==> flow/design.v <==
module rom
(
     clk_i
    ,rst_i
    ,pc_i
    ,w_rom_data_i
    ,w_rom_addr_i
    ,en_w_rom_i
    ,inst_o
);
    input clk_i;
    input rst_i;
    input [15:0] pc_i;
    input [31:0] w_rom_data_i;
    input [15:0] w_rom_addr_i;
    input en_w_rom_i; 
    output reg [31:0] inst_o;
reg [31:0] ROM[31:0];
integer row;
always @(posedge clk_i) begin
    if (rst_i == 1'b1) begin
        inst_o <= 32'b00010001010000000000000000000000;
        for(row = 0; row <= 31; row = row + 1)
            ROM[row] <= 32'b00010001010000000000000000000000;
    end
    else if (en_w_rom_i == 1'b1) begin
        inst_o <= 32'b00010001000000000000000000000000;
        ROM[w_rom_addr_i[4:0]] <= w_rom_data_i;
    end
    else begin
        inst_o <= ROM[pc_i[4:0]];
    end
end
endmodule
module ram
(
     clk_i
    ,rst_i
    ,en_w_ram_i
    ,w_ram_data_i
    ,w_ram_addr_i
    ,r_ram_addr_i
    ,r_ram_data_o
);
    input clk_i;
    input rst_i;
    input en_w_ram_i;
    input [7:0] w_ram_data_i;
    input [15:0] w_ram_addr_i;
    input [15:0] r_ram_addr_i;
    output reg [7:0] r_ram_data_o;
reg [7:0] RAM[31:0];
integer row;
always @(posedge clk_i) begin
    if (rst_i == 1'b1) begin
        r_ram_data_o <= 0;
        for(row = 0; row <= 31; row = row + 1)
            RAM[row] <= 0;
    end
    else if (en_w_ram_i == 1'b1) begin
        r_ram_data_o <= 0;
        RAM[w_ram_addr_i[4:0]] <= w_ram_data_i;
    end
    else begin
        r_ram_data_o <= RAM[r_ram_addr_i[4:0]];
    end
end
endmodule
module register
(
     clk_i
    ,rst_i
    ,en_w_reg_i
    ,w_reg_data_1_i
    ,w_reg_data_2_i
    ,w_reg_addr_1_i
    ,w_reg_addr_2_i
    ,r_reg_addr_1_i
    ,r_reg_addr_2_i
    ,r_reg_addr_3_i
    ,r_reg_addr_4_i
    ,r_reg_data_1_o
    ,r_reg_data_2_o
    ,r_reg_data_3_o
    ,r_reg_data_4_o
    ,reg_watcher_o
);
    input clk_i;
    input rst_i;
    input en_w_reg_i;
    input [7:0] w_reg_data_1_i;
    input [7:0] w_reg_data_2_i;
    input [4:0] w_reg_addr_1_i;
    input [4:0] w_reg_addr_2_i;
    input [4:0] r_reg_addr_1_i;
    input [4:0] r_reg_addr_2_i;
    input [4:0] r_reg_addr_3_i;
    input [4:0] r_reg_addr_4_i;
    output reg [7:0] r_reg_data_1_o;
    output reg [7:0] r_reg_data_2_o;
    output reg [7:0] r_reg_data_3_o;
    output reg [7:0] r_reg_data_4_o;
    output wire [7:0] reg_watcher_o;
reg [7:0] REG[31:0];  
integer row;
always @(posedge clk_i) begin
    if (rst_i == 1'b1) begin
        r_reg_data_1_o <= 0;
        r_reg_data_2_o <= 0;
        r_reg_data_3_o <= 0;
        r_reg_data_4_o <= 0;
        for(row = 0; row <= 31; row = row + 1)
            REG[row] <= 0;
    end
    else if (en_w_reg_i == 1'b1) begin
        r_reg_data_1_o <= 0;
        r_reg_data_2_o <= 0;
        r_reg_data_3_o <= 0;
        r_reg_data_4_o <= 0;
        REG[w_reg_addr_1_i] <= w_reg_data_1_i;
        REG[w_reg_addr_2_i] <= w_reg_data_2_i;
    end
    else begin
        r_reg_data_1_o <= REG[r_reg_addr_1_i];
        r_reg_data_2_o <= REG[r_reg_addr_2_i];
        r_reg_data_3_o <= REG[r_reg_addr_3_i];
        r_reg_data_4_o <= REG[r_reg_addr_4_i];
    end
end
assign reg_watcher_o = REG[5'd22];
endmodule
module inst_mode
(
     clk_i
    ,rst_i
    ,mode_sel_i
    ,imm_inst_i
    ,rom_inst_i
    ,inst_o
);
    input clk_i;
    input rst_i;
    input mode_sel_i;
    input [31:0] imm_inst_i;
    input [31:0] rom_inst_i;
    output [31:0] inst_o;
reg [1:0] bubble_counter;
always @(posedge clk_i) begin
    if (rst_i == 1'b1) begin
        bubble_counter <= 0;
    end
    else if(mode_sel_i == 1'b1) begin
        if (bubble_counter == 3) begin
            bubble_counter <= 0;
        end
        else begin
            bubble_counter <= bubble_counter + 1;
        end
    end
    else begin
        bubble_counter <= 0;
    end
end
assign inst_o = (bubble_counter == 0)?((mode_sel_i)?rom_inst_i:imm_inst_i):32'b00010001000000000000000000000000;
endmodule
module decode
(
     inst_i
    ,alu_o
    ,pc_o
    ,reg_o
    ,imm_o
    ,mem_o
    ,reg_addr_1_o
    ,reg_addr_2_o
    ,reg_addr_3_o
    ,reg_addr_4_o
    ,ram_addr_o
    ,imm_data_1_o
    ,imm_data_2_o
    ,npu_ram_addr_o
    ,npu_w_reg_addr_o
);
    input [31:0] inst_i;
    output [7:0] alu_o;
    output [1:0] pc_o;
    output [1:0] reg_o;
    output imm_o;
    output mem_o;
    output [4:0] reg_addr_1_o;
    output [4:0] reg_addr_2_o;
    output [4:0] reg_addr_3_o;
    output [4:0] reg_addr_4_o;
    output [15:0] ram_addr_o;
    output [7:0] imm_data_1_o;
    output [7:0] imm_data_2_o;
    output [7:0] npu_ram_addr_o;
    output [4:0] npu_w_reg_addr_o;
function [4:0] reg_addr_1;
    input [31:0] inst_i;
    case(inst_i[19])
        1'b1: begin
            case(inst_i[31:24])
                8'b00000001: reg_addr_1 = inst_i[9:5];
                8'b00000010: reg_addr_1 = inst_i[9:5];
                8'b00000101: reg_addr_1 = inst_i[9:5];
                8'b00000110: reg_addr_1 = inst_i[9:5];
                8'b00000111: reg_addr_1 = inst_i[9:5];
                8'b00001000: reg_addr_1 = inst_i[9:5];
                8'b00001001: reg_addr_1 = inst_i[9:5];
                8'b00001010: reg_addr_1 = inst_i[9:5];
                default: reg_addr_1 = 8'b00000000;
            endcase
        end
        1'b0: begin
            case(inst_i[31:24])
                8'b00000001: reg_addr_1 = inst_i[17:13];
                8'b00000010: reg_addr_1 = inst_i[17:13];
                8'b00000011: reg_addr_1 = inst_i[17:13];
                8'b00000100: reg_addr_1 = inst_i[17:13];
                8'b00000101: reg_addr_1 = inst_i[17:13];
                8'b00000110: reg_addr_1 = inst_i[17:13];
                8'b00000111: reg_addr_1 = inst_i[17:13];
                8'b00001000: reg_addr_1 = inst_i[17:13];
                8'b00001001: reg_addr_1 = inst_i[17:13];
                8'b00001010: reg_addr_1 = inst_i[17:13];            
                8'b00001011: reg_addr_1 = inst_i[17:13];
                8'b00001101: reg_addr_1 = inst_i[17:13];
                8'b00001110: reg_addr_1 = inst_i[17:13];
                8'b00001111: reg_addr_1 = inst_i[17:13];
                8'b00010000: reg_addr_1 = inst_i[17:13];
                8'b00010001: reg_addr_1 = 8'b00000000;
                8'b00010010:  reg_addr_1 = 5'd27;
                default: reg_addr_1 = 8'b00000000;
            endcase
        end
        default: reg_addr_1 = 8'b00000000;
    endcase
endfunction
function [4:0] reg_addr_2;
    input [31:0] inst_i;
    case(inst_i[19])
        1'b1: begin
            case(inst_i[31:24])
                8'b00000001: reg_addr_2 = inst_i[4:0];
                8'b00000010: reg_addr_2 = inst_i[4:0];
                8'b00000101: reg_addr_2 = inst_i[4:0];
                8'b00000110: reg_addr_2 = inst_i[4:0];
                8'b00001000: reg_addr_2 = inst_i[4:0];
                8'b00001001: reg_addr_2 = inst_i[4:0];
                default: reg_addr_2 = 8'b00000000;
            endcase
        end
        1'b0: begin
            case(inst_i[31:24])
                8'b00000001: reg_addr_2 = inst_i[12:8];
                8'b00000010: reg_addr_2 = inst_i[12:8];
                8'b00000011: reg_addr_2 = inst_i[12:8];
                8'b00000100: reg_addr_2 = inst_i[12:8];
                8'b00000101: reg_addr_2 = inst_i[12:8];
                8'b00000110: reg_addr_2 = inst_i[12:8];
                8'b00000111: reg_addr_2 = inst_i[12:8];
                8'b00001000: reg_addr_2 = inst_i[12:8];
                8'b00001001: reg_addr_2 = inst_i[12:8];
                8'b00001010: reg_addr_2 = inst_i[12:8];            
                8'b00001011: reg_addr_2 = inst_i[12:8];
                8'b00001101: reg_addr_2 = inst_i[12:8];
                8'b00001110: reg_addr_2 = inst_i[12:8];
                8'b00001111: reg_addr_2 = inst_i[12:8];
                8'b00010000: reg_addr_2 = inst_i[12:8];
                8'b00010001: reg_addr_2 = 8'b00000000;
                default: reg_addr_2 = 8'b00000000;
            endcase
        end
        default: reg_addr_2 = 8'b00000000;
    endcase
endfunction
function [4:0] reg_addr_3;
    input [31:0] inst_i;
    case(inst_i[19])
        1'b1: begin
            case(inst_i[31:24])
                default: reg_addr_3 = 8'b00000000;
            endcase
        end
        1'b0: begin
            case(inst_i[31:24])
                8'b00000001: reg_addr_3 = inst_i[7:3];
                8'b00000010: reg_addr_3 = inst_i[7:3];
                8'b00000011: reg_addr_3 = inst_i[7:3];
                8'b00000100: reg_addr_3 = 5'd24;
                8'b00000101: reg_addr_3 = inst_i[7:3];
                8'b00000110: reg_addr_3 = inst_i[7:3];
                8'b00001000: reg_addr_3 = inst_i[7:3];
                8'b00001001: reg_addr_3 = inst_i[7:3];           
                8'b00001011: reg_addr_3 = inst_i[7:3];
                8'b00001110: reg_addr_3 = 5'd30;
                8'b00001111: reg_addr_3 = 5'd30;
                8'b00010000: reg_addr_3 = inst_i[7:3];
                8'b00010001: reg_addr_3 = 8'b00000000;
                default: reg_addr_3 = 8'b00000000;
            endcase
        end
        default: reg_addr_3 = 8'b00000000;
    endcase
endfunction
function [4:0] reg_addr_4;
    input [31:0] inst_i;
    case(inst_i[19])
        1'b1: begin
            case(inst_i[31:24])
                default: reg_addr_4 = 8'b00000000;
            endcase
        end
        1'b0: begin
            case(inst_i[31:24])
                8'b00000100: reg_addr_4 = 5'd23;
                8'b00001110: reg_addr_4 = 5'd29;
                8'b00001111: reg_addr_4 = 5'd29;
                8'b00010001: reg_addr_4 = 8'b00000000;
                default: reg_addr_4 = 8'b00000000;
            endcase
        end
        default: reg_addr_4 = 8'b00000000;
    endcase
endfunction
function [7:0] imm_data_1;
    input [31:0]inst_i;
    case(inst_i[19])
        1'b1: begin
            case(inst_i[31:24])
                8'b00000001: imm_data_1 = inst_i[17:10];
                8'b00000010: imm_data_1 = inst_i[17:10];
                8'b00000101: imm_data_1 = inst_i[17:10];
                8'b00000110: imm_data_1 = inst_i[17:10];
                8'b00000111: imm_data_1 = inst_i[17:10];
                8'b00001000: imm_data_1 = inst_i[17:10];
                8'b00001001: imm_data_1 = inst_i[17:10];
                8'b00001010: imm_data_1 = inst_i[17:10];
                8'b00001100: imm_data_1 = inst_i[17:10];
                default: imm_data_1 = 8'b00000000;
            endcase
        end
        1'b0: begin
            case(inst_i[31:24])
                default: imm_data_1 = 8'b00000000;
            endcase
        end
        default: imm_data_1 = 8'b00000000;
    endcase
endfunction
function [7:0] imm_data_2;
    input [31:0]inst_i;
    case(inst_i[19])
        1'b1: begin
            case(inst_i[31:24])
                8'b00001100: imm_data_2 = inst_i[9:2];
                default: imm_data_2 = 8'b00000000;
            endcase
        end
        1'b0: begin
            case(inst_i[31:24])
                default: imm_data_2 = 8'b00000000;
            endcase
        end
        default: imm_data_2 = 8'b00000000;
    endcase
endfunction
assign alu_o = inst_i[31:24];
assign pc_o = inst_i[23:22];
assign reg_o = inst_i[21:20];
assign imm_o = inst_i[19];
assign mem_o = inst_i[18];
assign reg_addr_1_o = reg_addr_1(inst_i);
assign reg_addr_2_o = reg_addr_2(inst_i);
assign reg_addr_3_o = reg_addr_3(inst_i);
assign reg_addr_4_o = reg_addr_4(inst_i);
assign ram_addr_o = (alu_o == 8'b00001100)?inst_i[17:2]:8'b00000000;
assign imm_data_1_o = imm_data_1(inst_i);
assign imm_data_2_o = imm_data_2(inst_i);
assign npu_ram_addr_o = inst_i[17:10];
assign npu_w_reg_addr_o = inst_i[9:5];
endmodule
module inst_buffer
(
     clk_i
    ,rst_i
    ,alu_i
    ,pc_i
    ,reg_i
    ,imm_i
    ,mem_i
    ,reg_addr_1_i
    ,reg_addr_2_i
    ,reg_addr_3_i
    ,reg_addr_4_i
    ,ram_addr_i
    ,imm_data_1_i
    ,imm_data_2_i
    ,npu_ram_addr_i
    ,npu_w_reg_addr_i
    ,alu_o
    ,pc_o
    ,reg_o
    ,imm_o
    ,mem_o
    ,reg_addr_1_o
    ,reg_addr_2_o
    ,reg_addr_3_o
    ,reg_addr_4_o
    ,ram_addr_o
    ,imm_data_1_o
    ,imm_data_2_o
    ,npu_ram_addr_o
    ,npu_w_reg_addr_o
);
    input clk_i;
    input rst_i;
    input [7:0] alu_i;
    input [1:0] pc_i;
    input [1:0] reg_i;
    input imm_i;
    input mem_i;
    input [4:0] reg_addr_1_i;
    input [4:0] reg_addr_2_i;
    input [4:0] reg_addr_3_i;
    input [4:0] reg_addr_4_i;
    input [15:0] ram_addr_i;
    input [7:0] imm_data_1_i;
    input [7:0] imm_data_2_i;
    input [7:0] npu_ram_addr_i;
    input [4:0] npu_w_reg_addr_i;
    output reg [7:0] alu_o;
    output reg [1:0] pc_o;
    output reg [1:0] reg_o;
    output reg imm_o;
    output reg mem_o;
    output reg [4:0] reg_addr_1_o;
    output reg [4:0] reg_addr_2_o;
    output reg [4:0] reg_addr_3_o;
    output reg [4:0] reg_addr_4_o;
    output reg [15:0] ram_addr_o;
    output reg [7:0] imm_data_1_o;
    output reg [7:0] imm_data_2_o;
    output reg [7:0] npu_ram_addr_o;
    output reg [4:0] npu_w_reg_addr_o;
always @(posedge clk_i) begin
    if (rst_i == 1'b1) begin
        alu_o <= 0;
        pc_o <= 0;
        reg_o <= 0;
        imm_o <= 0;
        mem_o <= 0;
        reg_addr_1_o <= 0;
        reg_addr_2_o <= 0;
        reg_addr_3_o <= 0;
        reg_addr_4_o <= 0;
        ram_addr_o <= 0;
        npu_ram_addr_o <= 0;
        npu_w_reg_addr_o <= 0;
    end
    else begin
        alu_o <= alu_i;
        pc_o <= pc_i;
        reg_o <= reg_i;
        imm_o <= imm_i;
        mem_o <= mem_i;
        reg_addr_1_o <= reg_addr_1_i;
        reg_addr_2_o <= reg_addr_2_i;
        reg_addr_3_o <= reg_addr_3_i;
        reg_addr_4_o <= reg_addr_4_i;
        ram_addr_o <= ram_addr_i;
        imm_data_1_o <= imm_data_1_i;
        imm_data_2_o <= imm_data_2_i;
        npu_ram_addr_o <= npu_ram_addr_i;
        npu_w_reg_addr_o <= npu_w_reg_addr_i;
    end
end
endmodule
module alu
(
     clk_i
    ,rst_i
    ,mode_sel_i
    ,alu_i
    ,pc_i
    ,reg_i
    ,imm_i
    ,mem_i
    ,reg_addr_1_i
    ,reg_addr_2_i
    ,reg_addr_3_i
    ,reg_addr_4_i
    ,ram_addr_i
    ,imm_data_1_i
    ,imm_data_2_i
    ,r_ram_data_i
    ,r_reg_data_1_i
    ,r_reg_data_2_i
    ,r_reg_data_3_i
    ,r_reg_data_4_i
    ,r_pc_data_i
    ,en_w_reg_o
    ,en_w_ram_o
    ,w_ram_data_o
    ,w_ram_addr_o
    ,w_reg_data_1_o
    ,w_reg_data_2_o
    ,w_reg_addr_1_o
    ,w_reg_addr_2_o
    ,w_pc_data_o
);
    input clk_i;
    input rst_i;
    input mode_sel_i;
    input [7:0] alu_i;
    input [1:0] pc_i;
    input [1:0] reg_i;
    input imm_i;
    input mem_i;
    input [4:0] reg_addr_1_i;
    input [4:0] reg_addr_2_i;
    input [4:0] reg_addr_3_i;
    input [4:0] reg_addr_4_i;
    input [15:0] ram_addr_i;
    input [7:0] imm_data_1_i;
    input [7:0] imm_data_2_i;
    input [7:0] r_ram_data_i;
    input [7:0] r_reg_data_1_i;
    input [7:0] r_reg_data_2_i;
    input [7:0] r_reg_data_3_i;
    input [7:0] r_reg_data_4_i;
    input [15:0] r_pc_data_i;
    output reg en_w_reg_o;
    output reg en_w_ram_o;
    output reg [7:0] w_ram_data_o;
    output reg [15:0] w_ram_addr_o;
    output reg [7:0] w_reg_data_1_o;
    output reg [7:0] w_reg_data_2_o;
    output reg [4:0] w_reg_addr_1_o;
    output reg [4:0] w_reg_addr_2_o;
    output reg [15:0] w_pc_data_o;
wire [15:0] mul_imm_rslt;
wire [15:0] mul_reg_rslt;
wire [15:0] div_rslt;
assign mul_imm_rslt = r_reg_data_1_i * imm_data_1_i;
assign mul_reg_rslt = r_reg_data_1_i * r_reg_data_2_i;
assign div_rslt = ({r_reg_data_1_i, r_reg_data_2_i} == 16'd0) ? 16'hFFFF :
                  {r_reg_data_3_i, r_reg_data_4_i}/{r_reg_data_1_i, r_reg_data_2_i};
always @(posedge clk_i) begin
    if (rst_i == 1'b1) begin
        en_w_reg_o <= 0;
        en_w_ram_o <= 0;
        w_ram_data_o <= 0;
        w_ram_addr_o <= 0;
        w_reg_data_1_o <= 0;
        w_reg_data_2_o <= 0;
        w_reg_addr_1_o <= 0;
        w_reg_addr_2_o <= 0;
        w_pc_data_o <= 0;
    end
    else begin
        case(alu_i)
            8'b00000001: begin
                if (imm_i == 1'b1) begin
                    if (imm_data_1_i[7] == 1 && r_reg_data_1_i[7] == 1) begin
                        w_reg_addr_1_o <= reg_addr_2_i;
                        w_reg_addr_2_o <= 5'd26;
                        w_reg_data_1_o <= imm_data_1_i + r_reg_data_1_i;
                        w_reg_data_2_o <= 8'b11111111;
                    end
                    else begin
                        w_reg_addr_1_o <= reg_addr_2_i;
                        w_reg_addr_2_o <= 5'd26;
                        w_reg_data_1_o <= imm_data_1_i + r_reg_data_1_i;
                        w_reg_data_2_o <= 8'b00000000;
                    end
                end
                else begin
                    if (r_reg_data_2_i[7] == 1 && r_reg_data_1_i[7] == 1) begin
                        w_reg_addr_1_o <= reg_addr_3_i;
                        w_reg_addr_2_o <= 5'd26;
                        w_reg_data_1_o <= r_reg_data_2_i + r_reg_data_1_i;
                        w_reg_data_2_o <= 8'b11111111;
                    end
                    else begin
                        w_reg_addr_1_o <= reg_addr_3_i;
                        w_reg_addr_2_o <= 5'd26;
                        w_reg_data_1_o <= r_reg_data_2_i + r_reg_data_1_i;
                        w_reg_data_2_o <= 8'b00000000;
                    end
                end
                en_w_reg_o <= 1;
                en_w_ram_o <= 0;
                w_ram_data_o <= 0;
                w_ram_addr_o <= 0;
                if (mode_sel_i == 1'b0) begin
                    w_pc_data_o <= r_pc_data_i;
                end
                else begin
                    if (r_pc_data_i >= 31) begin
                        w_pc_data_o <= 0;
                    end
                    else begin
                        w_pc_data_o <= r_pc_data_i + 1;
                    end
                end
            end
            8'b00000010: begin
                if (imm_i == 1'b1) begin
                    w_reg_addr_1_o <= reg_addr_2_i;
                    w_reg_addr_2_o <= 5'd25;
                    w_reg_data_1_o <= r_reg_data_1_i - imm_data_1_i;
                    if (imm_data_1_i <= r_reg_data_1_i) begin
                        w_reg_data_2_o <= 8'b00000000;
                    end
                    else begin
                        w_reg_data_2_o <= 8'b11111111;
                    end
                end
                else begin
                    w_reg_addr_1_o <= reg_addr_3_i;
                    w_reg_addr_2_o <= 5'd25;
                    w_reg_data_1_o <= r_reg_data_1_i - r_reg_data_2_i;
                    if (r_reg_data_2_i <= r_reg_data_1_i) begin
                        w_reg_data_2_o <= 8'b00000000;
                    end
                    else begin
                        w_reg_data_2_o <= 8'b11111111;
                    end
                end
                en_w_reg_o <= 1;
                en_w_ram_o <= 0;
                w_ram_data_o <= 0;
                w_ram_addr_o <= 0;
                if (mode_sel_i == 1'b0) begin
                    w_pc_data_o <= r_pc_data_i;
                end
                else begin
                    if (r_pc_data_i >= 31) begin
                        w_pc_data_o <= 0;
                    end
                    else begin
                        w_pc_data_o <= r_pc_data_i + 1;
                    end
                end
            end
            8'b00000011: begin
                if (imm_i == 1'b1) begin
                    w_reg_addr_1_o <= 5'd24;
                    w_reg_addr_2_o <= 5'd23;
                    w_reg_data_1_o <= mul_imm_rslt[15:8];
                    w_reg_data_2_o <= mul_imm_rslt[7:0];
                end
                else begin
                    w_reg_addr_1_o <= 5'd24;
                    w_reg_addr_2_o <= 5'd23;
                    w_reg_data_1_o <= mul_reg_rslt[15:8];
                    w_reg_data_2_o <= mul_reg_rslt[7:0];
                end
                en_w_reg_o <= 1;
                en_w_ram_o <= 0;
                w_ram_data_o <= 0;
                w_ram_addr_o <= 0;
                if (mode_sel_i == 1'b0) begin
                    w_pc_data_o <= r_pc_data_i;
                end
                else begin
                    if (r_pc_data_i >= 31) begin
                        w_pc_data_o <= 0;
                    end
                    else begin
                        w_pc_data_o <= r_pc_data_i + 1;
                    end
                end
            end
            8'b00000100: begin
                if (imm_i == 1'b1) begin
                    en_w_reg_o <= 0;
                    en_w_ram_o <= 0;
                    w_ram_data_o <= 0;
                    w_ram_addr_o <= 0;
                    w_reg_data_1_o <= 0;
                    w_reg_data_2_o <= 0;
                    w_reg_addr_1_o <= 0;
                    w_reg_addr_2_o <= 0;
                end
                else begin
                    w_reg_addr_1_o <= 5'd24;
                    w_reg_addr_2_o <= 5'd23;
                    w_reg_data_1_o <= div_rslt[15:8];
                    w_reg_data_2_o <= div_rslt[7:0];
                end
                en_w_reg_o <= 1;
                en_w_ram_o <= 0;
                w_ram_data_o <= 0;
                w_ram_addr_o <= 0;
                if (mode_sel_i == 1'b0) begin
                    w_pc_data_o <= r_pc_data_i;
                end
                else begin
                    if (r_pc_data_i >= 31) begin
                        w_pc_data_o <= 0;
                    end
                    else begin
                        w_pc_data_o <= r_pc_data_i + 1;
                    end
                end
            end
            8'b00000101: begin
                if (imm_i == 1'b1) begin
                    w_reg_addr_1_o <= reg_addr_2_i;
                    w_reg_data_1_o <= imm_data_1_i & r_reg_data_1_i;
                end
                else begin
                    w_reg_addr_1_o <= reg_addr_3_i;
                    w_reg_data_1_o <= r_reg_data_2_i & r_reg_data_1_i;
                end
                w_reg_addr_2_o <= 5'd0;
                w_reg_data_2_o <= 8'b00000000;
                en_w_reg_o <= 1;
                en_w_ram_o <= 0;
                w_ram_data_o <= 0;
                w_ram_addr_o <= 0;
                if (mode_sel_i == 1'b0) begin
                    w_pc_data_o <= r_pc_data_i;
                end
                else begin
                    if (r_pc_data_i >= 31) begin
                        w_pc_data_o <= 0;
                    end
                    else begin
                        w_pc_data_o <= r_pc_data_i + 1;
                    end
                end
            end
            8'b00000110: begin
                if (imm_i == 1'b1) begin
                    w_reg_addr_1_o <= reg_addr_2_i;
                    w_reg_data_1_o <= imm_data_1_i | r_reg_data_1_i;
                end
                else begin
                    w_reg_addr_1_o <= reg_addr_3_i;
                    w_reg_data_1_o <= r_reg_data_2_i | r_reg_data_1_i;
                end
                w_reg_addr_2_o <= 5'd0;
                w_reg_data_2_o <= 8'b00000000;
                en_w_reg_o <= 1;
                en_w_ram_o <= 0;
                w_ram_data_o <= 0;
                w_ram_addr_o <= 0;
                if (mode_sel_i == 1'b0) begin
                    w_pc_data_o <= r_pc_data_i;
                end
                else begin
                    if (r_pc_data_i >= 31) begin
                        w_pc_data_o <= 0;
                    end
                    else begin
                        w_pc_data_o <= r_pc_data_i + 1;
                    end
                end
            end
            8'b00000111: begin
                if (imm_i == 1'b1) begin
                    w_reg_addr_1_o <= reg_addr_1_i;
                    w_reg_data_1_o <= ~ imm_data_1_i;
                end
                else begin
                    w_reg_addr_1_o <= reg_addr_2_i;
                    w_reg_data_1_o <= ~ r_reg_data_1_i;
                end
                w_reg_addr_2_o <= 5'd0;
                w_reg_data_2_o <= 8'b00000000;
                en_w_reg_o <= 1;
                en_w_ram_o <= 0;
                w_ram_data_o <= 0;
                w_ram_addr_o <= 0;
                if (mode_sel_i == 1'b0) begin
                    w_pc_data_o <= r_pc_data_i;
                end
                else begin
                    if (r_pc_data_i >= 31) begin
                        w_pc_data_o <= 0;
                    end
                    else begin
                        w_pc_data_o <= r_pc_data_i + 1;
                    end
                end
            end
            8'b00001000: begin
                if (imm_i == 1'b1) begin
                    w_reg_addr_1_o <= reg_addr_2_i;
                    w_reg_data_1_o <= r_reg_data_1_i >> imm_data_1_i;
                end
                else begin
                    w_reg_addr_1_o <= reg_addr_3_i;
                    w_reg_data_1_o <= r_reg_data_1_i >> r_reg_data_2_i;
                end
                w_reg_addr_2_o <= 5'd0;
                w_reg_data_2_o <= 8'b00000000;
                en_w_reg_o <= 1;
                en_w_ram_o <= 0;
                w_ram_data_o <= 0;
                w_ram_addr_o <= 0;
                if (mode_sel_i == 1'b0) begin
                    w_pc_data_o <= r_pc_data_i;
                end
                else begin
                    if (r_pc_data_i >= 31) begin
                        w_pc_data_o <= 0;
                    end
                    else begin
                        w_pc_data_o <= r_pc_data_i + 1;
                    end
                end
            end
            8'b00001001: begin
                if (imm_i == 1'b1) begin
                    w_reg_addr_1_o <= reg_addr_2_i;
                    w_reg_data_1_o <= r_reg_data_1_i << imm_data_1_i;
                end
                else begin
                    w_reg_addr_1_o <= reg_addr_3_i;
                    w_reg_data_1_o <= r_reg_data_1_i << r_reg_data_2_i;
                end
                w_reg_addr_2_o <= 5'd0;
                w_reg_data_2_o <= 8'b00000000;
                en_w_reg_o <= 1;
                en_w_ram_o <= 0;
                w_ram_data_o <= 0;
                w_ram_addr_o <= 0;
                if (mode_sel_i == 1'b0) begin
                    w_pc_data_o <= r_pc_data_i;
                end
                else begin
                    if (r_pc_data_i >= 31) begin
                        w_pc_data_o <= 0;
                    end
                    else begin
                        w_pc_data_o <= r_pc_data_i + 1;
                    end
                end
            end
            8'b00001010: begin
                if (imm_i == 1'b1) begin
                    w_reg_addr_1_o <= reg_addr_1_i;
                    w_reg_data_1_o <= imm_data_1_i;
                end
                else begin
                    w_reg_addr_1_o <= reg_addr_2_i;
                    w_reg_data_1_o <= r_reg_data_1_i;
                end
                w_reg_addr_2_o <= 5'd0;
                w_reg_data_2_o <= 8'b00000000;
                en_w_reg_o <= 1;
                en_w_ram_o <= 0;
                w_ram_data_o <= 0;
                w_ram_addr_o <= 0;
                if (mode_sel_i == 1'b0) begin
                    w_pc_data_o <= r_pc_data_i;
                end
                else begin
                    if (r_pc_data_i >= 31) begin
                        w_pc_data_o <= 0;
                    end
                    else begin
                        w_pc_data_o <= r_pc_data_i + 1;
                    end
                end
            end
            8'b00001011: begin
                if (imm_i == 1'b1) begin
                    en_w_reg_o <= 0;
                    en_w_ram_o <= 0;
                    w_ram_data_o <= 0;
                    w_ram_addr_o <= 0;
                    w_reg_data_1_o <= 0;
                    w_reg_data_2_o <= 0;
                    w_reg_addr_1_o <= 0;
                    w_reg_addr_2_o <= 0;
                end
                else begin
                    w_reg_addr_1_o <= 5'd0;
                    w_reg_data_1_o <= 8'b00000000;
                    w_reg_addr_2_o <= 5'd0;
                    w_reg_data_2_o <= 8'b00000000;
                    en_w_reg_o <= 0;
                    en_w_ram_o <= 1;
                    w_ram_data_o <= r_reg_data_1_i;
                    w_ram_addr_o <= {r_reg_data_2_i,r_reg_data_3_i};
                end
                if (mode_sel_i == 1'b0) begin
                    w_pc_data_o <= r_pc_data_i;
                end
                else begin
                    if (r_pc_data_i >= 31) begin
                        w_pc_data_o <= 0;
                    end
                    else begin
                        w_pc_data_o <= r_pc_data_i + 1;
                    end
                end
            end
            8'b00001100: begin
                if (imm_i == 1'b1) begin
                    en_w_reg_o <= 1;
                    en_w_ram_o <= 0;
                    w_ram_data_o <= 0;
                    w_ram_addr_o <= 0;
                    w_reg_data_1_o <= r_ram_data_i;
                    w_reg_data_2_o <= 5'd0;
                    w_reg_addr_1_o <= 5'd28;
                    w_reg_addr_2_o <= 8'b00000000;
                end
                else begin
                    en_w_reg_o <= 0;
                    en_w_ram_o <= 0;
                    w_ram_data_o <= 0;
                    w_ram_addr_o <= 0;
                    w_reg_data_1_o <= 0;
                    w_reg_data_2_o <= 0;
                    w_reg_addr_1_o <= 0;
                    w_reg_addr_2_o <= 0;
                end
                if (mode_sel_i == 1'b0) begin
                    w_pc_data_o <= r_pc_data_i;
                end
                else begin
                    if (r_pc_data_i >= 31) begin
                        w_pc_data_o <= 0;
                    end
                    else begin
                        w_pc_data_o <= r_pc_data_i + 1;
                    end
                end
            end
            8'b00001101: begin
                if (imm_i == 1'b1) begin
                    en_w_reg_o <= 0;
                    en_w_ram_o <= 0;
                    w_ram_data_o <= 0;
                    w_ram_addr_o <= 0;
                    w_reg_data_1_o <= 0;
                    w_reg_data_2_o <= 0;
                    w_reg_addr_1_o <= 0;
                    w_reg_addr_2_o <= 0;
                    w_pc_data_o <= r_pc_data_i + 1;
                end
                else begin
                    w_pc_data_o <= {r_reg_data_1_i,r_reg_data_2_i};
                end
            end
            8'b00001110: begin
                if (imm_i == 1'b1) begin
                    en_w_reg_o <= 0;
                    en_w_ram_o <= 0;
                    w_ram_data_o <= 0;
                    w_ram_addr_o <= 0;
                    w_reg_data_1_o <= 0;
                    w_reg_data_2_o <= 0;
                    w_reg_addr_1_o <= 0;
                    w_reg_addr_2_o <= 0;
                    w_pc_data_o <= r_pc_data_i + 1;
                end
                else begin
                    if (r_reg_data_1_i == r_reg_data_2_i) begin
                        w_pc_data_o <= {r_reg_data_3_i,r_reg_data_4_i};
                    end
                    else begin
                        w_pc_data_o <= r_pc_data_i + 1;
                    end
                end
            end
            8'b00001111: begin
                if (imm_i == 1'b1) begin
                    en_w_reg_o <= 0;
                    en_w_ram_o <= 0;
                    w_ram_data_o <= 0;
                    w_ram_addr_o <= 0;
                    w_reg_data_1_o <= 0;
                    w_reg_data_2_o <= 0;
                    w_reg_addr_1_o <= 0;
                    w_reg_addr_2_o <= 0;
                    w_pc_data_o <= r_pc_data_i + 1;
                end
                else begin
                    if (r_reg_data_1_i != r_reg_data_2_i) begin
                        w_pc_data_o <= {r_reg_data_3_i,r_reg_data_4_i};
                    end
                    else begin
                        w_pc_data_o <= r_pc_data_i + 1;
                    end
                end
            end
            8'b00010000: begin
                if (imm_i == 1'b1) begin
                    en_w_reg_o <= 0;
                    w_reg_data_1_o <= 0;
                    w_reg_data_2_o <= 0;
                    w_reg_addr_1_o <= 0;
                    w_reg_addr_2_o <= 0;
                end
                else begin
                    en_w_reg_o <= 1;
                    w_reg_data_1_o <= (r_reg_data_1_i > r_reg_data_2_i)?r_reg_data_1_i:r_reg_data_2_i;
                    w_reg_data_2_o <= (r_reg_data_1_i > r_reg_data_2_i)?8'b11111111:8'b00000000;
                    w_reg_addr_1_o <= r_reg_data_3_i;
                    w_reg_addr_2_o <= 5'd31;
                end
                en_w_ram_o <= 0;
                w_ram_data_o <= 0;
                w_ram_addr_o <= 0;
                if (mode_sel_i == 1'b0) begin
                    w_pc_data_o <= r_pc_data_i;
                end
                else begin
                    if (r_pc_data_i >= 31) begin
                        w_pc_data_o <= 0;
                    end
                    else begin
                        w_pc_data_o <= r_pc_data_i + 1;
                    end
                end
            end
            8'b00010001: begin
                en_w_ram_o <= 0;
                en_w_reg_o <= 0;
                w_ram_data_o <= 0;
                w_ram_addr_o <= 0;
                w_reg_data_1_o <= 0;
                w_reg_data_2_o <= 0;
                w_reg_addr_1_o <= 0;
                w_reg_addr_2_o <= 0;
                if (pc_i == 2'b00 || pc_i == 2'b11 || mode_sel_i == 1'b0) begin
                    w_pc_data_o <= r_pc_data_i;
                end
                else begin
                    if (r_pc_data_i >= 31) begin
                        w_pc_data_o <= 0;
                    end
                    else begin
                        w_pc_data_o <= r_pc_data_i + 1;
                    end
                end
            end
            8'b00010010: begin  
                if (imm_i == 1'b1) begin
                    en_w_reg_o <= 0;
                    en_w_ram_o <= 0;
                    w_ram_data_o <= 0;
                    w_ram_addr_o <= 0;
                    w_reg_data_1_o <= 0;
                    w_reg_data_2_o <= 0;
                    w_reg_addr_1_o <= 0;
                    w_reg_addr_2_o <= 0;
                    if (mode_sel_i == 1'b0) begin
                        w_pc_data_o <= r_pc_data_i;
                    end
                    else begin
                        if (r_pc_data_i >= 31) begin
                            w_pc_data_o <= 0;
                        end
                        else begin
                            w_pc_data_o <= r_pc_data_i + 1;
                        end
                    end
                end
                else begin
                    en_w_reg_o <= 0;
                    en_w_ram_o <= 0;
                    w_ram_data_o <= 0;
                    w_ram_addr_o <= 0;
                    w_reg_data_1_o <= 0;
                    w_reg_data_2_o <= 0;
                    w_reg_addr_1_o <= 0;
                    w_reg_addr_2_o <= 0;
                    if (mode_sel_i == 1'b0) begin
                        w_pc_data_o <= r_pc_data_i;
                    end
                    else begin
                        if (r_pc_data_i >= 31) begin
                            w_pc_data_o <= 0;
                        end
                        else begin
                            w_pc_data_o <= r_pc_data_i + 1;
                        end
                    end
                end
            end
            default: begin
                en_w_ram_o <= 0;
                en_w_reg_o <= 0;
                w_ram_data_o <= 0;
                w_ram_addr_o <= 0;
                w_reg_data_1_o <= 0;
                w_reg_data_2_o <= 0;
                w_reg_addr_1_o <= 0;
                w_reg_addr_2_o <= 0;
                if (mode_sel_i == 1'b0) begin
                    w_pc_data_o <= r_pc_data_i;
                end
                else begin
                    if (r_pc_data_i >= 31) begin
                        w_pc_data_o <= 0;
                    end
                    else begin
                        w_pc_data_o <= r_pc_data_i + 1;
                    end
                end
            end
        endcase
    end
end
endmodule
module isc_cpu_top
(
     clk_i
    ,rst_i
    ,rst_rom_i
    ,mode_sel_i
    ,en_w_rom_i
    ,w_rom_addr_i
    ,w_rom_data_i
    ,instruction_i
    ,reg_watcher_o
    ,pc_o
    ,wb_en_o
    ,wb_addr_1_o
    ,wb_data_1_o
    ,wb_addr_2_o
    ,wb_data_2_o
);
    input clk_i;
    input rst_i;
    input rst_rom_i;
    input mode_sel_i;
    input en_w_rom_i;
    input [15:0] w_rom_addr_i;
    input [31:0] w_rom_data_i;
    input [31:0] instruction_i;
    output [7:0] reg_watcher_o;
    output [15:0] pc_o;
    output wb_en_o;
    output [4:0] wb_addr_1_o;
    output [7:0] wb_data_1_o;
    output [4:0] wb_addr_2_o;
    output [7:0] wb_data_2_o;
wire [15:0] pc_s30;
wire [1:0] pc_sgin_s12;
wire [1:0] pc_sgin_s23;
wire [31:0] rom_inst_s12;
wire [31:0] inst_s12;
wire [7:0] alu_s12;
wire [1:0] reg_s12;
wire imm_s12;
wire mem_s12;
wire [4:0] r_reg_addr_1_s12;
wire [4:0] r_reg_addr_2_s12;
wire [4:0] r_reg_addr_3_s12;
wire [4:0] r_reg_addr_4_s12;
wire [15:0] r_ram_addr_s12;
wire [7:0] imm_data_1_s12;
wire [7:0] imm_data_2_s12;
wire [7:0] npu_ram_addr_s12;
wire [4:0] npu_w_reg_addr_s12;
wire [7:0] alu_s23;
wire [1:0] reg_s23;
wire imm_s23;
wire mem_s23;
wire [4:0] r_reg_addr_1_s23;
wire [4:0] r_reg_addr_2_s23;
wire [4:0] r_reg_addr_3_s23;
wire [4:0] r_reg_addr_4_s23;
wire [15:0] r_ram_addr_s23;
wire [7:0] imm_data_1_s23;
wire [7:0] imm_data_2_s23;
wire [7:0] npu_ram_addr_s23;
wire [4:0] npu_w_reg_addr_s23;
wire [7:0] r_reg_data_1;
wire [7:0] r_reg_data_2;
wire [7:0] r_reg_data_3;
wire [7:0] r_reg_data_4;
wire [7:0] r_ram_data;
wire en_w_reg;
wire en_w_ram;
wire [7:0] w_ram_data;
wire [15:0] w_ram_addr;
wire [7:0] w_reg_data_1;
wire [7:0] w_reg_data_2;
wire [4:0] w_reg_addr_1;
wire [4:0] w_reg_addr_2;
rom rom(
     .clk_i(clk_i)
    ,.rst_i(rst_rom_i)
    ,.pc_i(pc_s30)
    ,.w_rom_data_i(w_rom_data_i)
    ,.w_rom_addr_i(w_rom_addr_i)
    ,.en_w_rom_i(en_w_rom_i)
    ,.inst_o(rom_inst_s12)
);
inst_mode inst_mode(
     .clk_i(clk_i)
    ,.rst_i(rst_i)
    ,.mode_sel_i(mode_sel_i)
    ,.imm_inst_i(instruction_i)
    ,.rom_inst_i(rom_inst_s12)
    ,.inst_o(inst_s12)
);
decode decode(
     .inst_i(inst_s12)
    ,.alu_o(alu_s12)
    ,.pc_o(pc_sgin_s12)
    ,.reg_o(reg_s12)
    ,.imm_o(imm_s12)
    ,.mem_o(mem_s12)
    ,.reg_addr_1_o(r_reg_addr_1_s12)
    ,.reg_addr_2_o(r_reg_addr_2_s12)
    ,.reg_addr_3_o(r_reg_addr_3_s12)
    ,.reg_addr_4_o(r_reg_addr_4_s12)
    ,.ram_addr_o(r_ram_addr_s12)
    ,.imm_data_1_o(imm_data_1_s12)
    ,.imm_data_2_o(imm_data_2_s12)
    ,.npu_ram_addr_o(npu_ram_addr_s12)
    ,.npu_w_reg_addr_o(npu_w_reg_addr_s12)
);
ram ram(
     .clk_i(clk_i)
    ,.rst_i(rst_i)
    ,.en_w_ram_i(en_w_ram)
    ,.w_ram_data_i(w_ram_data)
    ,.w_ram_addr_i(w_ram_addr)
    ,.r_ram_addr_i(r_ram_addr_s12)
    ,.r_ram_data_o(r_ram_data)
);
register register(
     .clk_i(clk_i)
    ,.rst_i(rst_i)
    ,.en_w_reg_i(en_w_reg)
    ,.w_reg_data_1_i(w_reg_data_1)
    ,.w_reg_data_2_i(w_reg_data_2)
    ,.w_reg_addr_1_i(w_reg_addr_1)
    ,.w_reg_addr_2_i(w_reg_addr_2)
    ,.r_reg_addr_1_i(r_reg_addr_1_s12)
    ,.r_reg_addr_2_i(r_reg_addr_2_s12)
    ,.r_reg_addr_3_i(r_reg_addr_3_s12)
    ,.r_reg_addr_4_i(r_reg_addr_4_s12)
    ,.r_reg_data_1_o(r_reg_data_1)
    ,.r_reg_data_2_o(r_reg_data_2)
    ,.r_reg_data_3_o(r_reg_data_3)
    ,.r_reg_data_4_o(r_reg_data_4)
    ,.reg_watcher_o(reg_watcher_o)
);
inst_buffer inst_buffer(
     .clk_i(clk_i)
    ,.rst_i(rst_i)
    ,.alu_i(alu_s12)
    ,.pc_i(pc_sgin_s12)
    ,.reg_i(reg_s12)
    ,.imm_i(imm_s12)
    ,.mem_i(mem_s12)
    ,.reg_addr_1_i(r_reg_addr_1_s12)
    ,.reg_addr_2_i(r_reg_addr_2_s12)
    ,.reg_addr_3_i(r_reg_addr_3_s12)
    ,.reg_addr_4_i(r_reg_addr_4_s12)
    ,.ram_addr_i(r_ram_addr_s12)
    ,.imm_data_1_i(imm_data_1_s12)
    ,.imm_data_2_i(imm_data_2_s12)
    ,.npu_ram_addr_i(npu_ram_addr_s12)
    ,.npu_w_reg_addr_i(npu_w_reg_addr_s12)
    ,.alu_o(alu_s23)
    ,.pc_o(pc_sgin_s23)
    ,.reg_o(reg_s23)
    ,.imm_o(imm_s23)
    ,.mem_o(mem_s23)
    ,.reg_addr_1_o(r_reg_addr_1_s23)
    ,.reg_addr_2_o(r_reg_addr_2_s23)
    ,.reg_addr_3_o(r_reg_addr_3_s23)
    ,.reg_addr_4_o(r_reg_addr_4_s23)
    ,.ram_addr_o(r_ram_addr_s23)
    ,.imm_data_1_o(imm_data_1_s23)
    ,.imm_data_2_o(imm_data_2_s23)
    ,.npu_ram_addr_o(npu_ram_addr_s23)
    ,.npu_w_reg_addr_o(npu_w_reg_addr_s23)
);
alu alu(
     .clk_i(clk_i)
    ,.rst_i(rst_i)
    ,.mode_sel_i(mode_sel_i)
    ,.alu_i(alu_s23)
    ,.pc_i(pc_sgin_s23)
    ,.reg_i(reg_s23)
    ,.imm_i(imm_s23)
    ,.mem_i(mem_s23)
    ,.reg_addr_1_i(r_reg_addr_1_s23)
    ,.reg_addr_2_i(r_reg_addr_2_s23)
    ,.reg_addr_3_i(r_reg_addr_3_s23)
    ,.reg_addr_4_i(r_reg_addr_4_s23)
    ,.ram_addr_i(r_ram_addr_s23)
    ,.imm_data_1_i(imm_data_1_s23)
    ,.imm_data_2_i(imm_data_2_s23)
    ,.r_ram_data_i(r_ram_data)
    ,.r_reg_data_1_i(r_reg_data_1)
    ,.r_reg_data_2_i(r_reg_data_2)
    ,.r_reg_data_3_i(r_reg_data_3)
    ,.r_reg_data_4_i(r_reg_data_4)
    ,.r_pc_data_i(pc_s30)
    ,.en_w_reg_o(en_w_reg)
    ,.en_w_ram_o(en_w_ram)
    ,.w_ram_data_o(w_ram_data)
    ,.w_ram_addr_o(w_ram_addr)
    ,.w_reg_data_1_o(w_reg_data_1)
    ,.w_reg_data_2_o(w_reg_data_2)
    ,.w_reg_addr_1_o(w_reg_addr_1)
    ,.w_reg_addr_2_o(w_reg_addr_2)
    ,.w_pc_data_o(pc_s30)
);
assign pc_o = pc_s30;
assign wb_en_o = en_w_reg;
assign wb_addr_1_o = w_reg_addr_1;
assign wb_data_1_o = w_reg_data_1;
assign wb_addr_2_o = w_reg_addr_2;
assign wb_data_2_o = w_reg_data_2;
endmodule
# --- Tool chain data of isc_cpu_top ---
# Each step is given for the RTL above and for the edited RTL.
# "before" refers to lines of the RTL above, "after" to lines of the edited file.
# "diff" is "after" less "before", of the values as shown; "change_rel_pct" is that difference over "before", in percent.
# Library cell names are shortened.
inputs:
  design: "isc_cpu_top"
  clk_port: "clk_i"
  cell_library: "sky130hd"
  pvt_corner: "tt_025C_1v80"

# --- Diff ---
# The edit as a unified diff against the file above.
# This change comes from a script, not from a designer. The edited design behaves differently; no optimisation was intended.
# begin of diff
@@ -529,5 +529,5 @@
     input [7:0] r_reg_data_1_i;
     input [7:0] r_reg_data_2_i;
-    input [7:0] r_reg_data_3_i;
+    input [3:0] r_reg_data_3_i;
     input [7:0] r_reg_data_4_i;
     input [15:0] r_pc_data_i;
# end of diff

# --- Word-level counts ---
# Source: Yosys, flattened and elaborated, memories not mapped. Widths are those after wreduce. Print and check cells do not count.
# Yosys's memory passes give these memory sizes; they may raise the number of words (mostly to a power of two), join words into wider ones and drop unused or constant bits.
bits:
  columns: ["item", "before", "after", "diff", "change_rel_pct"]
  rows:
  - ["ff_bits", 125, 125, 0, 0.00]
  - ["ramBits", 1536, 1536, 0, 0.00]
  - ["wordCells", 210, 210, 0, 0.00]
  - ["out_inout_bits", 51, 51, 0, 0.00]
  - ["mem_count", 3, 3, 0, 0.00]
classes:
  columns: ["item", "before", "after", "diff", "change_rel_pct"]
  rows:
  - ["div_mod_pow", 1, 1, 0, 0.00]
  - ["logic", 9, 9, 0, 0.00]
  - ["multipliers", 2, 2, 0, 0.00]
  - ["n_eq", 40, 40, 0, 0.00]
  - ["muxes", 98, 98, 0, 0.00]
  - ["shifts", 4, 4, 0, 0.00]
  - ["n_addsub", 6, 6, 0, 0.00]
  - ["n_reduce_logical", 24, 24, 0, 0.00]
  - ["compare", 4, 4, 0, 0.00]
op_table:
  columns: ["operator", "before", "after", "diff", "change_rel_pct"]
  rows:
  - ["5-bit 2-to-1 mux", 24, 23, -1, -4.17]
  - ["16-bit by 16-bit divider with 16-bit output", 1, 0, -1, -100.00]
  - ["12-bit by 16-bit divider with 16-bit output", 0, 1, 1, null]
  - ["4-bit 2-to-1 mux", 0, 1, 1, null]
# Unchanged operator kinds not shown: 52.

# --- Depth ---
# Depth = most cells in a row (Yosys ltp): at word level without a register or memory, in the mapped netlist without a sequential cell, where the memories' decode and read muxes count.
depth:
  columns: ["item", "before", "after", "diff", "change_rel_pct"]
  rows:
  - ["word_depth", 7, 7, 0, 0.00]
  - ["abc_area", "0", "0", null, null]
  - ["depth_mapped", 138, 122, -16, -11.59]

# --- Netlist ---
# Yosys stat after the flow's synthesis: flattened, memories mapped to cells. It holds for the ABC_AREA given above (unset counts as 0); a run with the other value may have another netlist.
synth_totals:
  columns: ["item", "before", "after", "diff", "change_rel_pct"]
  rows:
  - ["stdcells", 7887, 7679, -208, -2.64]
  - ["ffs", 1607, 1603, -4, -0.25]
  - ["sequential_area_um2", 46664.8, 46584.7, -80.1, -0.17]
  - ["synth_area_um2", 92170.9, 90669.5, -1501.4, -1.63]
  - ["n_buf", 650, 622, -28, -4.31]
types:
  columns: ["type", "before", "after", "diff", "change_rel_pct"]
  rows:
  - ["mux2i_1", 429, 83, -346, -80.65]
  - ["mux4_2", 295, 359, 64, 21.69]
  - ["nand3_1", 220, 158, -62, -28.18]
  - ["clkbuf_1", 545, 488, -57, -10.46]
  - ["o22ai_1", 88, 32, -56, -63.64]
  - ["nand2_1", 576, 620, 44, 7.64]
  - ["a31oi_1", 75, 113, 38, 50.67]
  - ["nor2b_1", 21, 58, 37, 176.19]
  - ["buf_2", 37, 67, 30, 81.08]
  - ["a21oi_1", 171, 200, 29, 16.96]
  - ["a211oi_1", 104, 76, -28, -26.92]
  - ["nor2_1", 396, 420, 24, 6.06]
  - ["a311oi_1", 5, 29, 24, 480.00]
  - ["a21o_1", 71, 49, -22, -30.99]
  - ["nor3_1", 99, 120, 21, 21.21]
  - ["o311ai_0", 0, 20, 20, null]
  - ["or2_2", 68, 50, -18, -26.47]
  - ["nor4_1", 35, 17, -18, -51.43]
# Unchanged cell types not shown: 14.
# Not every row of either side is listed.
# The figures by module come from a second, unflattened synthesis with its own total; it is not the netlist above.
hier_totals:
  columns: ["item", "before", "after", "diff", "change_rel_pct"]
  rows:
  - ["cells_unflattened", 7750, 7710, -40, -0.52]
  - ["area_unflattened_um2", 101036.9, 100656.5, -380.4, -0.38]
# Each row is one instance without its submodules.
by_module_before:
  columns: ["module", "area_um2", "cells", "seq_area_um2", "instances"]
  rows:
  - ["rom", 47122.7, 2880, 31390.1, 1]
  - ["register", 20424.6, 1387, 8328.0, 1]
  - ["alu", 17280.3, 2327, 1361.3, 1]
  - ["ram", 12259.3, 789, 7847.5, 1]
  - ["inst_buffer", 2344.7, 150, 1741.7, 1]
  - ["decode", 907.1, 138, 0.0, 1]
  - ["inst_mode", 698.2, 79, 40.0, 1]
  - ["isc_cpu_top", 0.0, 0, 0.0, 1]
by_module_after:
  columns: ["module", "area_um2", "cells", "seq_area_um2", "instances"]
  rows:
  - ["rom", 47122.7, 2880, 31390.1, 1]
  - ["register", 20430.8, 1387, 8328.0, 1]
  - ["alu", 16878.7, 2286, 1281.2, 1]
  - ["ram", 12274.3, 790, 7847.5, 1]
  - ["inst_buffer", 2344.7, 150, 1741.7, 1]
  - ["decode", 907.1, 138, 0.0, 1]
  - ["inst_mode", 698.2, 79, 40.0, 1]
  - ["isc_cpu_top", 0.0, 0, 0.0, 1]

# --- Worst setup path after synthesis ---
# Path of least setup slack by OpenSTA after synthesis, without wires, with an ideal clock, recovery checks aside; 20% of the period is set as input and as output delay. Where synthesis merged equal registers, the netlist keeps one of their names.
synth_timing:
  columns: ["item", "before", "after", "diff", "change_rel_pct"]
  rows:
  - ["path_type", "reg-to-reg", "reg-to-reg", null, null]
  - ["start", "register register.r_reg_data_2_o[0]", "register register.r_reg_data_2_o[0]", null, null]
  - ["end", "register alu.w_reg_data_2_o[0]", "register alu.w_reg_data_2_o[0]", null, null]
  - ["arrival_ns", 27.127, 24.404, -2.723, -10.04]
  - ["path_stages", 125, 108, -17, -13.60]
  - ["path_buffers", 10, 7, -3, -30.00]
  - ["period_ns", 40.0, 40.0, 0.0, 0.00]
  - ["t_first_pin_ns", 0.000, 0.000, 0.000, null]
  - ["required_ns", 39.843, 39.841, -0.002, -0.01]
  - ["setup_slack_ns", 12.716, 15.437, 2.721, null]
  - ["delay_ns", 27.284, 24.563, -2.721, -9.97]
  - ["synth_period_reached_ns", 27.284, 24.563, -2.721, -9.97]
# "delay_ns" is the arrival time less input delay plus setup time.
# "path_stages": output pins that drive a net of the path, with the launching flip-flop's if there is one; two outputs of one cell count as two.
# "synth_period_reached_ns" is the clock period less the worst setup slack; recovery checks do not enter. This is arithmetic on one report: input and output delays are still those of the set period (20% each).
# Between the ends stands the longest chain of elaborated cells between them, by number of cells; it is not shown to be the way that was timed. Of several equally long chains one is given.
# Each line given opens the expression or statement behind the cell; cells for indexed reads and writes are added by Yosys, which also makes memories of some case tables.
# A register here has more assigning lines than the two given.
synth_between_before:
  cell_sequence: "dfxtp_1 clkinv_1 ha_1 nor4b_1 o21bai_1 o21ai_0 ha_1 o21a_1 o21a_1 nand2_1 mux2_2 ha_1 or4b_2 a21oi_1 o21ai_0 a21boi_0 ha_1 o21ai_0 [... 89 more ...] nand3_1 nand4_1 a31oi_1 and2_1 o21ai_1 nand2_1 o21a_1 ha_1 a21o_1 a21o_1 a21o_1 a21oi_1 nor2b_1 o21ai_0 nand2_1 nor3_1 a21o_1 a31oi_1"
  elab_chain_cells: 4
  cells_between: 13
synth_lines_before:
  columns: ["item", "line", "source"]
  rows:
  - ["start: declaration", 100, "output reg [7:0] r_reg_data_2_o;"]
  - ["16-bit by 16-bit divider with 16-bit output", 549, "{r_reg_data_3_i, r_reg_data_4_i}/{r_reg_data_1_i, r_reg_data_2_i};"]
  - ["16-bit 2-to-1 mux", 548, "assign div_rslt = ({r_reg_data_1_i, r_reg_data_2_i} == 16'd0) ? 16'hFFFF :"]
  - ["8-bit 2-to-1 mux", 678, "if (imm_i == 1'b1) begin"]
  - ["8-bit case mux with 6-bit select", 563, "case(alu_i)"]
  - ["end: assignment", 653, "w_reg_data_2_o <= mul_imm_rslt[7:0];"]
  - ["end: assignment", 659, "w_reg_data_2_o <= mul_reg_rslt[7:0];"]
  - ["end: declaration", 539, "output reg [7:0] w_reg_data_2_o;"]
synth_between_after:
  cell_sequence: "dfxtp_1 clkinv_1 ha_1 nor2_1 o21a_1 nor4_1 a21o_1 ha_1 o21a_1 o22ai_2 nor3_1 mux2_2 ha_1 or3_1 o2111a_1 o211ai_1 nor2_1 a21o_1 [... 72 more ...] nor3_1 a21oi_1 nor2b_1 o21a_1 clkbuf_1 clkbuf_1 nor2_1 a21oi_1 ha_1 a21o_1 a21oi_1 nor2b_1 o2111ai_1 a21boi_0 o2111ai_1 a21oi_1 o31ai_1 a31oi_1"
  elab_chain_cells: 4
  cells_between: 13
synth_lines_after:
  columns: ["item", "line", "source"]
  rows:
  - ["start: declaration", 100, "output reg [7:0] r_reg_data_2_o;"]
  - ["12-bit by 16-bit divider with 16-bit output", 549, "{r_reg_data_3_i, r_reg_data_4_i}/{r_reg_data_1_i, r_reg_data_2_i};"]
  - ["16-bit 2-to-1 mux", 548, "assign div_rslt = ({r_reg_data_1_i, r_reg_data_2_i} == 16'd0) ? 16'hFFFF :"]
  - ["8-bit 2-to-1 mux", 678, "if (imm_i == 1'b1) begin"]
  - ["8-bit case mux with 6-bit select", 563, "case(alu_i)"]
  - ["end: assignment", 653, "w_reg_data_2_o <= mul_imm_rslt[7:0];"]
  - ["end: assignment", 659, "w_reg_data_2_o <= mul_reg_rslt[7:0];"]
  - ["end: declaration", 539, "output reg [7:0] w_reg_data_2_o;"]

# --- Path in the finished layout ---
# Path of least setup slack in the final report of the runs of pair 1 (OpenROAD, finished layout, wires in). Where an end is a register, its clock arrival counts in the times.
layout_timing:
  columns: ["item", "before", "after", "diff", "change_rel_pct"]
  rows:
  - ["path_type", "reg-to-reg", "reg-to-reg", null, null]
  - ["start", "register register.r_reg_data_1_o[6]", "register register.r_reg_data_2_o[0]", null, null]
  - ["end", "register alu.w_reg_data_2_o[0]", "register alu.w_reg_data_2_o[0]", null, null]
  - ["path_buffers", 3, 2, -1, -33.33]
  - ["required_ns", 34.99, 34.99, 0.00, 0.00]
  - ["setup_slack_ns", 2.39, 4.47, 2.08, null]
  - ["path_stages", 115, 105, -10, -8.70]
  - ["arrival_ns", 32.60, 30.53, -2.07, -6.35]
  - ["period_ns", 34.3, 34.3, 0.0, 0.00]
  - ["t_first_pin_ns", 0.85, 0.84, -0.01, -1.18]
# Between the ends stands the longest chain of elaborated cells between them, by number of cells; it is not shown to be the way that was timed. Of several equally long chains one is given.
# A register here has more assigning lines than the two given.
layout_between_before:
  cell_sequence: "dfxtp_1 buf_4 nor4_1 nand3_1 o21ai_0 o21ai_0 ha_1 o21a_1 o21a_1 nand2_1 mux2_2 ha_1 o21bai_1 a21oi_1 nand2_1 mux2_2 ha_1 o21ai_0 [... 79 more ...] a31oi_1 and2_1 o21ai_1 buf_4 nor2_1 a21oi_1 o21a_1 ha_1 a21o_1 a21o_1 a21o_1 a21oi_1 nor2b_1 o21ai_0 nand2_1 nor3_1 a21o_1 a31oi_1"
  elab_chain_cells: 4
  cells_between: 13
layout_lines_before:
  columns: ["item", "line", "source"]
  rows:
  - ["start: declaration", 99, "output reg [7:0] r_reg_data_1_o;"]
  - ["16-bit by 16-bit divider with 16-bit output", 549, "{r_reg_data_3_i, r_reg_data_4_i}/{r_reg_data_1_i, r_reg_data_2_i};"]
  - ["16-bit 2-to-1 mux", 548, "assign div_rslt = ({r_reg_data_1_i, r_reg_data_2_i} == 16'd0) ? 16'hFFFF :"]
  - ["8-bit 2-to-1 mux", 678, "if (imm_i == 1'b1) begin"]
  - ["8-bit case mux with 6-bit select", 563, "case(alu_i)"]
  - ["end: assignment", 653, "w_reg_data_2_o <= mul_imm_rslt[7:0];"]
  - ["end: assignment", 659, "w_reg_data_2_o <= mul_reg_rslt[7:0];"]
  - ["end: declaration", 539, "output reg [7:0] w_reg_data_2_o;"]
layout_between_after:
  cell_sequence: "dfxtp_1 buf_4 clkinv_1 buf_4 ha_1 nor2_1 o21a_1 nor4_1 a21o_1 ha_1 o21a_1 o22ai_2 nor3_1 mux2_2 ha_1 or3_1 o2111a_1 o211ai_1 [... 69 more ...] a21oi_1 o31ai_1 o2111a_1 nor3_1 a21oi_1 nor2b_1 o21a_1 mux2_2 ha_1 a21o_1 a21oi_1 nor2b_1 o21ai_0 nand2b_1 a21oi_1 a21oi_1 o31ai_1 a31oi_1"
  elab_chain_cells: 4
  cells_between: 13
layout_lines_after:
  columns: ["item", "line", "source"]
  rows:
  - ["start: declaration", 100, "output reg [7:0] r_reg_data_2_o;"]
  - ["12-bit by 16-bit divider with 16-bit output", 549, "{r_reg_data_3_i, r_reg_data_4_i}/{r_reg_data_1_i, r_reg_data_2_i};"]
  - ["16-bit 2-to-1 mux", 548, "assign div_rslt = ({r_reg_data_1_i, r_reg_data_2_i} == 16'd0) ? 16'hFFFF :"]
  - ["8-bit 2-to-1 mux", 678, "if (imm_i == 1'b1) begin"]
  - ["8-bit case mux with 6-bit select", 563, "case(alu_i)"]
  - ["end: assignment", 653, "w_reg_data_2_o <= mul_imm_rslt[7:0];"]
  - ["end: assignment", 659, "w_reg_data_2_o <= mul_reg_rslt[7:0];"]
  - ["end: declaration", 539, "output reg [7:0] w_reg_data_2_o;"]

# --- Measured runs ---
# Both versions went through the flow (Yosys, OpenROAD) with the same settings in each pair. Constraints: input delay and output delay 20% of the set period each, output load 0.01 pF.
settings_pair_1:
  CORE_UTILIZATION: 40
  PLACE_DENSITY: 0.6
  period_ns: 34.3
  CAP_MARGIN: 20
  CORE_MARGIN: 2
  SLEW_MARGIN: 20
measured_pair_1:
  columns: ["item", "before", "after", "diff", "change_rel_pct"]
  rows:
  - ["setupTns_ns", 0.000, 0.000, 0.000, null]
  - ["achieved_period_ns", 31.909, 29.831, -2.078, -6.51]
  - ["holdWs_ns", 0.458, 0.458, 0.000, null]
  - ["util_pct", 44.4, 44.6, 0.2, null]
  - ["yosys.chip_area_um2", 92170.9, 90669.5, -1501.4, -1.63]
  - ["worst_setup_slack_ns", 2.391, 4.469, 2.078, null]
  - ["final_die_area_um2", 234285.0, 230496.0, -3789.0, -1.62]
# "achieved_period_ns" means the clock period less the worst setup slack. The figure is calculated, with input and output delays left at 20% of the set period.
